==> flow/design.v <==
module divider(
    input logic [15:0]  dividend,
    output logic [15:0] quotient,
    output logic [15:0] remainder
);
    localparam logic[15:0] MAGIC = 16'h000047AF;
    logic [31:0]           temp;
    logic [31:0]           q;
    logic [15:0]           diff, t;
    assign temp = MAGIC * dividend[14:0];
    assign q = temp[31:16];
    assign diff = (dividend[14:0] - q) >> 1;
    assign t = diff + q;
    assign quotient = t >> 6;
    assign remainder[14:0] = dividend[14:0] - ((quotient << 6) + (quotient << 5) + (quotient << 2));
    assign remainder[15] = dividend[15];
endmodule
module input_circuit(
    input logic clk,
    input logic rst_n,
    input logic init_i,
    input logic stop_i,
    input logic [15:0] data_i,
    input logic valid_1,
    output logic ready_1,
    output logic [15:0] data_o,
    output logic valid_2,
    input  logic ready_2,
    output logic[15:0] total_num_turns_o
);
    logic[15:0] skid_buffer;
    logic       skid_buffer_empty;
    logic       r_init;
    logic       t1_done, t2_done;
    assign t1_done = ready_1 && valid_1;
    assign t2_done = ready_2 && valid_2;
    always_ff @(posedge clk) begin
        if(!rst_n) begin
            ready_1 <= 0;
        end
        else begin
            if(r_init)
              ready_1 <= !t1_done;
            else begin
                if(!stop_i) begin
                    if(skid_buffer_empty) begin
                        if((!valid_2) || t2_done)
                          ready_1 <= 1;
                        else ready_1 <= 0;
                    end else ready_1 <= 0;
                end
                else
                    ready_1 <= 0;
            end
        end
    end
    always_ff @(posedge clk) begin
        if(!rst_n) begin
            valid_2 <= 0;
        end
        else begin
            if(r_init)
              valid_2 <= 0;
            else begin
                if(t2_done) begin
                    if(skid_buffer_empty) begin
                        if(t1_done) begin
                            data_o <= data_i;
                            valid_2 <= 1;
                        end
                        else begin
                            valid_2 <= 0;
                        end
                    end
                    else begin
                        data_o <= skid_buffer;
                        valid_2 <= 1;
                    end
                end
                else if(!valid_2) begin
                    if(t1_done) begin
                        data_o <= data_i;
                        valid_2 <= 1;
                    end
                end
            end
        end
    end
    always_ff @(posedge clk) begin
        if(!rst_n) begin
            r_init <= 0;
            skid_buffer_empty <= 1;
        end
        else begin
            if(r_init) begin
                if(t1_done) begin
                    r_init <= 0;
                    total_num_turns_o <= data_i;
                end
            end
            else begin
                if(init_i)
                    r_init <= 1;
                if(t1_done && valid_2 && !t2_done) begin
                    skid_buffer <= data_i;
                    skid_buffer_empty <= 0;
                end
                else if(!t1_done && t2_done && !skid_buffer_empty) begin
                    skid_buffer_empty <= 1;
                end
            end
        end
    end
endmodule
module dial_solver(
        input logic [15:0] val,
        input logic        valid_i,
        input logic        clk,
        input logic        rst_n,
        input logic [15:0] full_turns,
        output logic       ready,
        output logic       valid,
        output logic [31:0] password
);
    logic signed[31:0] dial;
    logic signed[31:0] old_dial;
    logic [15:0] rval;
    typedef enum logic {
        LEFT = 0,
        RIGHT = 1
    } turn_t;
    typedef enum logic[2:0]{
        IDLE,
        READY,
        CHECK_TURN,
        R_END,
        L_END
    }state_t;
    logic turn;
    state_t state;
    assign turn = rval[15];
    always_ff @(posedge clk) begin
        if(!rst_n) begin
            ready <= 0;
            password <= 0;
            dial <= 50;
            state <= IDLE;
        end
        else begin
            unique case(state)
                IDLE: begin
                    ready <= 1;
                    state <= READY;
                end
                READY: begin
                    if(valid_i) begin
                      old_dial <= dial;
                      password <= password + full_turns;
                      rval <= val;
                      state <= CHECK_TURN;
                      ready <= 0;
                    end
                end
                CHECK_TURN: begin
                    if(turn == RIGHT) begin
                      dial <= dial + rval[14:0];
                      state <= R_END;
                    end
                    else begin
                      dial <= dial - rval[14:0];
                      state <= L_END;
                    end
                end
                R_END: begin
                    if(dial > 99) begin
                        dial <= dial - 100;
                        password <= password + 1;
                    end
                    state <= READY;
                    ready <= 1;
                end
                L_END: begin
                    if(dial < 0) begin
                      dial <= dial + 100;
                    end
                    if((dial < 0 || dial == 0) && old_dial != 0)
                        password <= password + 1;
                    state <= READY;
                    ready <= 1;
                end
            endcase
        end
    end
endmodule
module top(input logic [15:0]  data_i,
           input logic         valid_i,
           input logic         clk,
           input logic         rst_n,
           output logic        ready_o,
           output logic valid_o,
           output logic [31:0] password_o);
    logic [15:0] dividend;
    logic [15:0] quotient;
    logic [15:0] remainder;
    logic        init;
    logic        stop;
    logic [31:0] turns;
    logic        ready1;
    logic        valid2, ready2;
    logic        valid3;
    logic [15:0] cnt;
    logic [15:0] total_num_turns;
    typedef enum logic[2:0] {
        IDLE,
        CHECK_TOTAL_CNT,
        ACTIVE,
        WAIT1,
        WAIT2,
        DONE
    }state_t;
    state_t state;
    always_ff @(posedge clk) begin
        if(!rst_n) begin
            state <= IDLE;
            valid_o <= 0;
            init <= 1;
            stop <= 1;
            cnt <= 0;
        end
        else begin
            unique case(state)
                IDLE: begin
                    if(valid_i && ready_o) begin
                        init <= 0;
                        state <= CHECK_TOTAL_CNT;
                    end
                end
                CHECK_TOTAL_CNT: begin
                    if(cnt == total_num_turns) begin
                        state <= DONE;
                    end
                    else begin
                        state <= ACTIVE;
                        stop <= 0;
                        init <= 0;
                    end
                end
                ACTIVE:begin
                    if(ready_o && valid_i) begin
                        cnt <= cnt + 1;
                        if(cnt + 1 == total_num_turns) begin
                            state <= WAIT1;
                            stop <= 1;
                        end
                    end
                end
                WAIT1: begin
                    state <= WAIT2;
                end
                WAIT2: begin
                    if(ready2 && !valid2) begin
                        valid_o <= 1;
                        state <= DONE;
                    end
                end
                DONE:begin
                    valid_o <= 0;
                    stop <= 1;
                    init <= 1;
                    state <= IDLE;
                end
            endcase
        end
    end
    input_circuit ic (
        .clk (clk),
        .rst_n (rst_n),
        .data_i (data_i),
        .valid_1 (valid_i),
        .ready_1 (ready_o),
        .data_o (dividend),
        .valid_2 (valid2),
        .ready_2 (ready2),
        .total_num_turns_o (total_num_turns),
        .init_i (init),
        .stop_i (stop));
    divider d(.dividend (dividend),
              .quotient (quotient),
              .remainder (remainder));
    dial_solver ds(.val (remainder),
                  .valid_i (valid2),
                  .clk (clk),
                  .rst_n (rst_n),
                  .ready (ready2),
                  .valid (valid_3),
                  .password (password_o),
                  .full_turns (quotient));
endmodule
# Step by step through the tools: top
# The steps from the RTL of top to its reports follow in flow order.
# Lines are those of the file above, counted from 1.
# Operators: Yosys type, input widths -> output width; for muxes data width and select width s.
# Not given: n/a
dict set report setup {
  top {top}
  clock {clk}
  cell_library {sky130hd}
  pvt_corner {tt_025C_1v80}
}

# After elaboration
# Counts by Yosys on the flattened word-level netlist (proc, flatten, opt, wreduce; memories kept). Register bits leave out memories and registers merged into their read ports (data or address). Print and check cells are left out. Cells with the same type and inputs are merged into one.
dict set report word_totals {
  in_bits 19
  ff_bits 190
  out_inout_bits 34
  elab_cells 143
}
dict set report classes {
  compare 2
  muxes 44
  equal 21
  reduce_logical 43
  n_addsub 12
  mul 1
  logic 2
}
# op n
set ops {}
lappend ops {{$mul 15x15->30 const A} 1}
lappend ops {{$pmux 32 s3} 2}
lappend ops {{$mux 32} 6}
lappend ops {{$mux 16} 4}
lappend ops {{$add 32x1->32 const B} 1}
lappend ops {{$lt 32x1->1 const B} 1}
lappend ops {{$add 32x10->32} 1}
lappend ops {{$add 32x15->32} 1}
lappend ops {{$sub 32x15->32} 1}
lappend ops {{$add 32x8->32 const B} 1}
lappend ops {{$sub 32x8->32 const B} 1}
lappend ops {{$gt 32x8->1 const B} 1}
lappend ops {{$logic_not 32->1} 1}
lappend ops {{$reduce_bool 32->1} 1}
lappend ops {{$mux 3} 7}
lappend ops {{$mux 1} 19}
lappend ops {{$reduce_and 3->1} 6}
lappend ops {{$pmux 3 s6} 1}
lappend ops {{$sub 15x16->17} 1}
lappend ops {{$add 16x1->17 const B} 1}
lappend ops {{$eq 17x16->1} 1}
lappend ops {{$add 16x14->16} 1}
lappend ops {{$eq 16x16->1} 1}
lappend ops {{$add 15x12->15} 1}
lappend ops {{$add 15x15->15} 1}
lappend ops {{$sub 15x15->15} 1}
lappend ops {{$reduce_bool 3->1} 5}
lappend ops {{$eq 3x2->1 const B} 4}
# Not listed: further kinds 19, cells in them 52.

# Depth
# Yosys ltp: most cells in a row. Word level: on the elaborated netlist, between registers, memories and ports. Mapped: between sequential cells and ports; inverters and the memories' decode and read muxes count.
dict set report logic_depth {
  depth_word 6
  ABC_AREA 1
  mapped_depth 65
  depth_no_buf 65
}

# Netlist
# The flow's flattened synthesis, as Yosys stat reports it; memories are mapped. The netlist is that of the ABC_AREA named above (0 if unset); the other value can give another one.
dict set report mapped {
  mapped_area_um2 18914.4
  buf_cells 35
  flip_flops 195
  stdcells 2497
}
# cell_type n type_area_um2
set by_type {}
lappend by_type {sky130_fd_sc_hd__edfxtp_1 96 2.88E+03}
lappend by_type {sky130_fd_sc_hd__ha_1 220 2752.64}
lappend by_type {sky130_fd_sc_hd__dfxtp_1 99 1.98E+03}
lappend by_type {sky130_fd_sc_hd__nand2_1 497 1.87E+03}
lappend by_type {sky130_fd_sc_hd__fa_1 90 1.8E+03}
lappend by_type {sky130_fd_sc_hd__inv_1 409 1.54E+03}
lappend by_type {sky130_fd_sc_hd__a21oi_1 200 1000.96}
lappend by_type {sky130_fd_sc_hd__o21ai_0 142 710.682}
lappend by_type {sky130_fd_sc_hd__nor2_1 179 671.894}
lappend by_type {sky130_fd_sc_hd__nand3_1 126 630.605}
lappend by_type {sky130_fd_sc_hd__xor2_1 64 560.538}
lappend by_type {sky130_fd_sc_hd__xnor2_1 36 315.302}
lappend by_type {sky130_fd_sc_hd__nand3_2 19 190.182}
lappend by_type {sky130_fd_sc_hd__nand2_2 29 181.424}
lappend by_type {sky130_fd_sc_hd__nor3_1 36 180.173}
lappend by_type {sky130_fd_sc_hd__nand4_1 28 175.168}
lappend by_type {sky130_fd_sc_hd__nor4_1 24 150.144}
lappend by_type {sky130_fd_sc_hd__o211ai_1 19 142.637}
# Not listed: further types 40, cells in them 184.

# Path before layout
# Path of least setup slack by OpenSTA after synthesis, without wires, with an ideal clock, recovery checks aside; 20% of the period is set as input and as output delay. Where synthesis merged equal registers, the netlist keeps one of their names.
dict set report synth_path {
  path_type {flip-flop to flip-flop}
  from {register ic.data_o[4]}
  to {register ds.rval[14]}
  arrival_ns 10.074
  setup_slack_ns 2.677
  delay_ns 10.323
  clock_period_ns 13.0
  launch_ns 0.000
  path_stages 60
  n_path_buf 0
  period_less_setup_slack_ns 10.323
}
# "delay_ns" = arrival - input delay + setup time.
# "path_stages" counts driving pins, that of a launching flip-flop among them; a cell with two outputs on the path counts twice.
# "period_less_setup_slack_ns" is the clock period less the worst setup slack; recovery checks do not enter. This is arithmetic on one report: input and output delays are still those of the set period (20% each).
# The rows between start and end are the longest chain of elaborated cells between them; the timing report does not say that the signal goes this way. Where chains are equally long, one stands for them.
# A line is the first line of the expression or statement that the cell stems from. Yosys adds cells for indexed reads and writes and turns some case tables into memories.
# A register here has more assigning lines than the two given.
dict set report synth_between {
  cell_sequence {sky130_fd_sc_hd__edfxtp_1 -> sky130_fd_sc_hd__inv_1 -> sky130_fd_sc_hd__fa_1 -> sky130_fd_sc_hd__fa_1 -> sky130_fd_sc_hd__inv_1 -> sky130_fd_sc_hd__fa_1 -> sky130_fd_sc_hd__fa_1 -> sky130_fd_sc_hd__fa_1 -> sky130_fd_sc_hd__inv_1 -> sky130_fd_sc_hd__fa_1 -> sky130_fd_sc_hd__inv_1 -> sky130_fd_sc_hd__ha_1 -> sky130_fd_sc_hd__nand2_1 -> sky130_fd_sc_hd__inv_1 -> sky130_fd_sc_hd__nand2_1 -> sky130_fd_sc_hd__nand2_1 -> sky130_fd_sc_hd__nand2_1 -> sky130_fd_sc_hd__nand2_1 -> [... 24 more ...] -> sky130_fd_sc_hd__fa_1 -> sky130_fd_sc_hd__inv_1 -> sky130_fd_sc_hd__ha_1 -> sky130_fd_sc_hd__a21oi_1 -> sky130_fd_sc_hd__nand2_1 -> sky130_fd_sc_hd__nand3_1 -> sky130_fd_sc_hd__nand2_1 -> sky130_fd_sc_hd__a21oi_1 -> sky130_fd_sc_hd__o21ai_0 -> sky130_fd_sc_hd__a21o_1 -> sky130_fd_sc_hd__a21o_1 -> sky130_fd_sc_hd__xor2_1 -> sky130_fd_sc_hd__inv_1 -> sky130_fd_sc_hd__nand3_1 -> sky130_fd_sc_hd__nand2_1 -> sky130_fd_sc_hd__nand2_1 -> sky130_fd_sc_hd__nand2_1 -> sky130_fd_sc_hd__inv_1}
  elab_chain_len 6
  cone_cells 6
  classes_between {5 x add/sub; 1 x mul}
}
# item line_no
set synth_rtl {}
lappend synth_rtl {{start: declaration} 26} ;# output logic [15:0] data_o,
lappend synth_rtl {{start: assignment} 68} ;# data_o <= data_i;
lappend synth_rtl {{start: assignment} 76} ;# data_o <= skid_buffer;
lappend synth_rtl {{$mul 15x15->30} 10} ;# assign temp = MAGIC * dividend[14:0];
lappend synth_rtl {{$sub 15x16->17} 12} ;# assign diff = (dividend[14:0] - q) >> 1;
lappend synth_rtl {{$add 16x14->16} 13} ;# assign t = diff + q;
lappend synth_rtl {{$add 15x15->15} 15} ;# assign remainder[14:0] = dividend[14:0] - ((quotient << 6) + (quotient << 5) + (quotient << 2));
lappend synth_rtl {{$add 15x12->15} 15}
lappend synth_rtl {{$sub 15x15->15} 15}
lappend synth_rtl {{end: assignment} 159} ;# rval <= val;
lappend synth_rtl {{end: declaration} 127} ;# logic [15:0] rval;

# Worst path after layout
# From the final timing report of run 1: the path of least setup slack in the routed layout; clock arrival at registers is part of the times.
dict set report layout_path {
  path_type {flip-flop to flip-flop}
  from {register ic.data_o[4]}
  to {register ds.password[30]}
  arrival_ns 12.41
  clock_period_ns 12.9
  n_path_buf 1
  path_stages 61
  launch_ns 0.48
  setup_slack_ns 0.89
}
# The rows between start and end are the longest chain of elaborated cells between them; the timing report does not say that the signal goes this way. Where chains are equally long, one stands for them.
# A register here has more assigning lines than the two given.
dict set report layout_between {
  cell_sequence {sky130_fd_sc_hd__edfxtp_1 -> sky130_fd_sc_hd__buf_4 -> sky130_fd_sc_hd__inv_1 -> sky130_fd_sc_hd__fa_1 -> sky130_fd_sc_hd__fa_1 -> sky130_fd_sc_hd__inv_1 -> sky130_fd_sc_hd__fa_1 -> sky130_fd_sc_hd__fa_1 -> sky130_fd_sc_hd__fa_1 -> sky130_fd_sc_hd__inv_1 -> sky130_fd_sc_hd__fa_1 -> sky130_fd_sc_hd__inv_1 -> sky130_fd_sc_hd__ha_1 -> sky130_fd_sc_hd__nand2_1 -> sky130_fd_sc_hd__inv_1 -> sky130_fd_sc_hd__nand2_1 -> sky130_fd_sc_hd__nand2_1 -> sky130_fd_sc_hd__nand2_1 -> [... 25 more ...] -> sky130_fd_sc_hd__inv_1 -> sky130_fd_sc_hd__a21o_1 -> sky130_fd_sc_hd__a21oi_1 -> sky130_fd_sc_hd__o21ai_0 -> sky130_fd_sc_hd__nand3_1 -> sky130_fd_sc_hd__nand2_1 -> sky130_fd_sc_hd__a21oi_1 -> sky130_fd_sc_hd__nor2_1 -> sky130_fd_sc_hd__o21ai_0 -> sky130_fd_sc_hd__nor3_1 -> sky130_fd_sc_hd__nand4_1 -> sky130_fd_sc_hd__nor2_1 -> sky130_fd_sc_hd__nand2_1 -> sky130_fd_sc_hd__nor2_1 -> sky130_fd_sc_hd__nand2_1 -> sky130_fd_sc_hd__nor3_1 -> sky130_fd_sc_hd__o21ai_0 -> sky130_fd_sc_hd__a21oi_1}
  elab_chain_len 6
  cone_cells 6
  classes_between {3 x add/sub; 1 x mul; 2 x mux}
}
# item line_no
set layout_rtl {}
lappend layout_rtl {{start: declaration} 26} ;# output logic [15:0] data_o,
lappend layout_rtl {{start: assignment} 68} ;# data_o <= data_i;
lappend layout_rtl {{start: assignment} 76} ;# data_o <= skid_buffer;
lappend layout_rtl {{$mul 15x15->30} 10} ;# assign temp = MAGIC * dividend[14:0];
lappend layout_rtl {{$sub 15x16->17} 12} ;# assign diff = (dividend[14:0] - q) >> 1;
lappend layout_rtl {{$add 16x14->16} 13} ;# assign t = diff + q;
lappend layout_rtl {{$add 32x10->32} 158} ;# password <= password + full_turns;
lappend layout_rtl {{$mux 32} 156} ;# if(valid_i) begin
lappend layout_rtl {{$pmux 32 s3} 150} ;# unique case(state)
lappend layout_rtl {{end: assignment} 158}
lappend layout_rtl {{end: assignment} 177} ;# password <= password + 1;
lappend layout_rtl {{end: declaration} 123} ;# output logic [31:0] password

; Below are 6 stored runs of the flow (Yosys, OpenROAD; platform sky130hd) on top, each with its settings and what was measured, unordered. Constraints: input delay and output delay 20% of the set period each, output load 0.01 pF.
; "achieved_period_ns": clock period set for the run, less the worst setup slack. It is reckoned from that one timing run; input and output delays stay at 20% of the period that was set.

[run 1: settings]
ABC_AREA = 1
CAP_MARGIN = 25
CELL_PAD_IN_SITES_DETAIL_PLACEMENT = 1
CELL_PAD_IN_SITES_GLOBAL_PLACEMENT = 0
CORE_ASPECT_RATIO = 0.58
CORE_MARGIN = 4
CORE_UTILIZATION = 28
CTS_CLUSTER_SIZE = 80
PLACE_DENSITY_LB_ADDON = 0.26
SETUP_SLACK_MARGIN = -0.53
TNS_END_PERCENT = 90
period_ns = 12.9
SLEW_MARGIN = 20
[run 1: results]
yosys_chip_area_um2 = 18914.4
design.die.area_um2 = 71929.7
cell_area_final_um2 = 21211.6
worstSetupSlack_ns = 0.890
hold_ws_ns = 0.453
achieved_period_ns = 12.010

[run 2: settings]
CAP_MARGIN = 5
CORE_UTILIZATION = 67
CTS_CLUSTER_DIAMETER = 278
CTS_CLUSTER_SIZE = 11
MAX_ROUTING_LAYER = met5
PLACE_DENSITY = 0.95
SLEW_MARGIN = 20
TNS_END_PERCENT = 95
period_ns = 8.22
CORE_MARGIN = 2
[run 2: results]
outcome = incomplete, routing halted on GRT-0232

[run 3: settings]
ABC_AREA = 1
CELL_PAD_IN_SITES_DETAIL_PLACEMENT = 2
CORE_ASPECT_RATIO = 1.53
CORE_MARGIN = 6
CORE_UTILIZATION = 64
CTS_CLUSTER_DIAMETER = 325
CTS_CLUSTER_SIZE = 42
GPL_ROUTABILITY_DRIVEN = 1
MAX_ROUTING_LAYER = met5
MIN_ROUTING_LAYER = met2
PLACE_DENSITY = 0.55
period_ns = 19.5
CAP_MARGIN = 20
SLEW_MARGIN = 20
[run 3: results]
outcome = incomplete, placement halted on DPL-0033

[run 4: settings]
CORE_UTILIZATION = 40
PLACE_DENSITY = 0.6
period_ns = 13.0
CAP_MARGIN = 20
CORE_MARGIN = 2
SLEW_MARGIN = 20
[run 4: results]
yosys_chip_area_um2 = 18151.2
design.die.area_um2 = 47097.7
cell_area_final_um2 = 20130.6
worstSetupSlack_ns = 0.549
hold_ws_ns = 0.446
achieved_period_ns = 12.451

[run 5: settings]
CAP_MARGIN = 5
CORE_UTILIZATION = 67
CTS_CLUSTER_DIAMETER = 278
CTS_CLUSTER_SIZE = 11
MAX_ROUTING_LAYER = met4
PLACE_DENSITY = 0.57
SLEW_MARGIN = 20
TNS_END_PERCENT = 95
period_ns = 8.22
CORE_MARGIN = 2
[run 5: results]
yosys_chip_area_um2 = 18151.2
design.die.area_um2 = 28424.3
cell_area_final_um2 = 22808.1
worstSetupSlack_ns = -3.611
hold_ws_ns = 0.456
achieved_period_ns = 11.831

[run 6: settings]
CAP_MARGIN = 35
CELL_PAD_IN_SITES_GLOBAL_PLACEMENT = 3
CORE_ASPECT_RATIO = 1.25
CORE_UTILIZATION = 58
PLACE_DENSITY_LB_ADDON = 0.19
TNS_END_PERCENT = 45
period_ns = 7.37
CORE_MARGIN = 2
SLEW_MARGIN = 20
[run 6: results]
outcome = incomplete, placement halted on FLW-0024
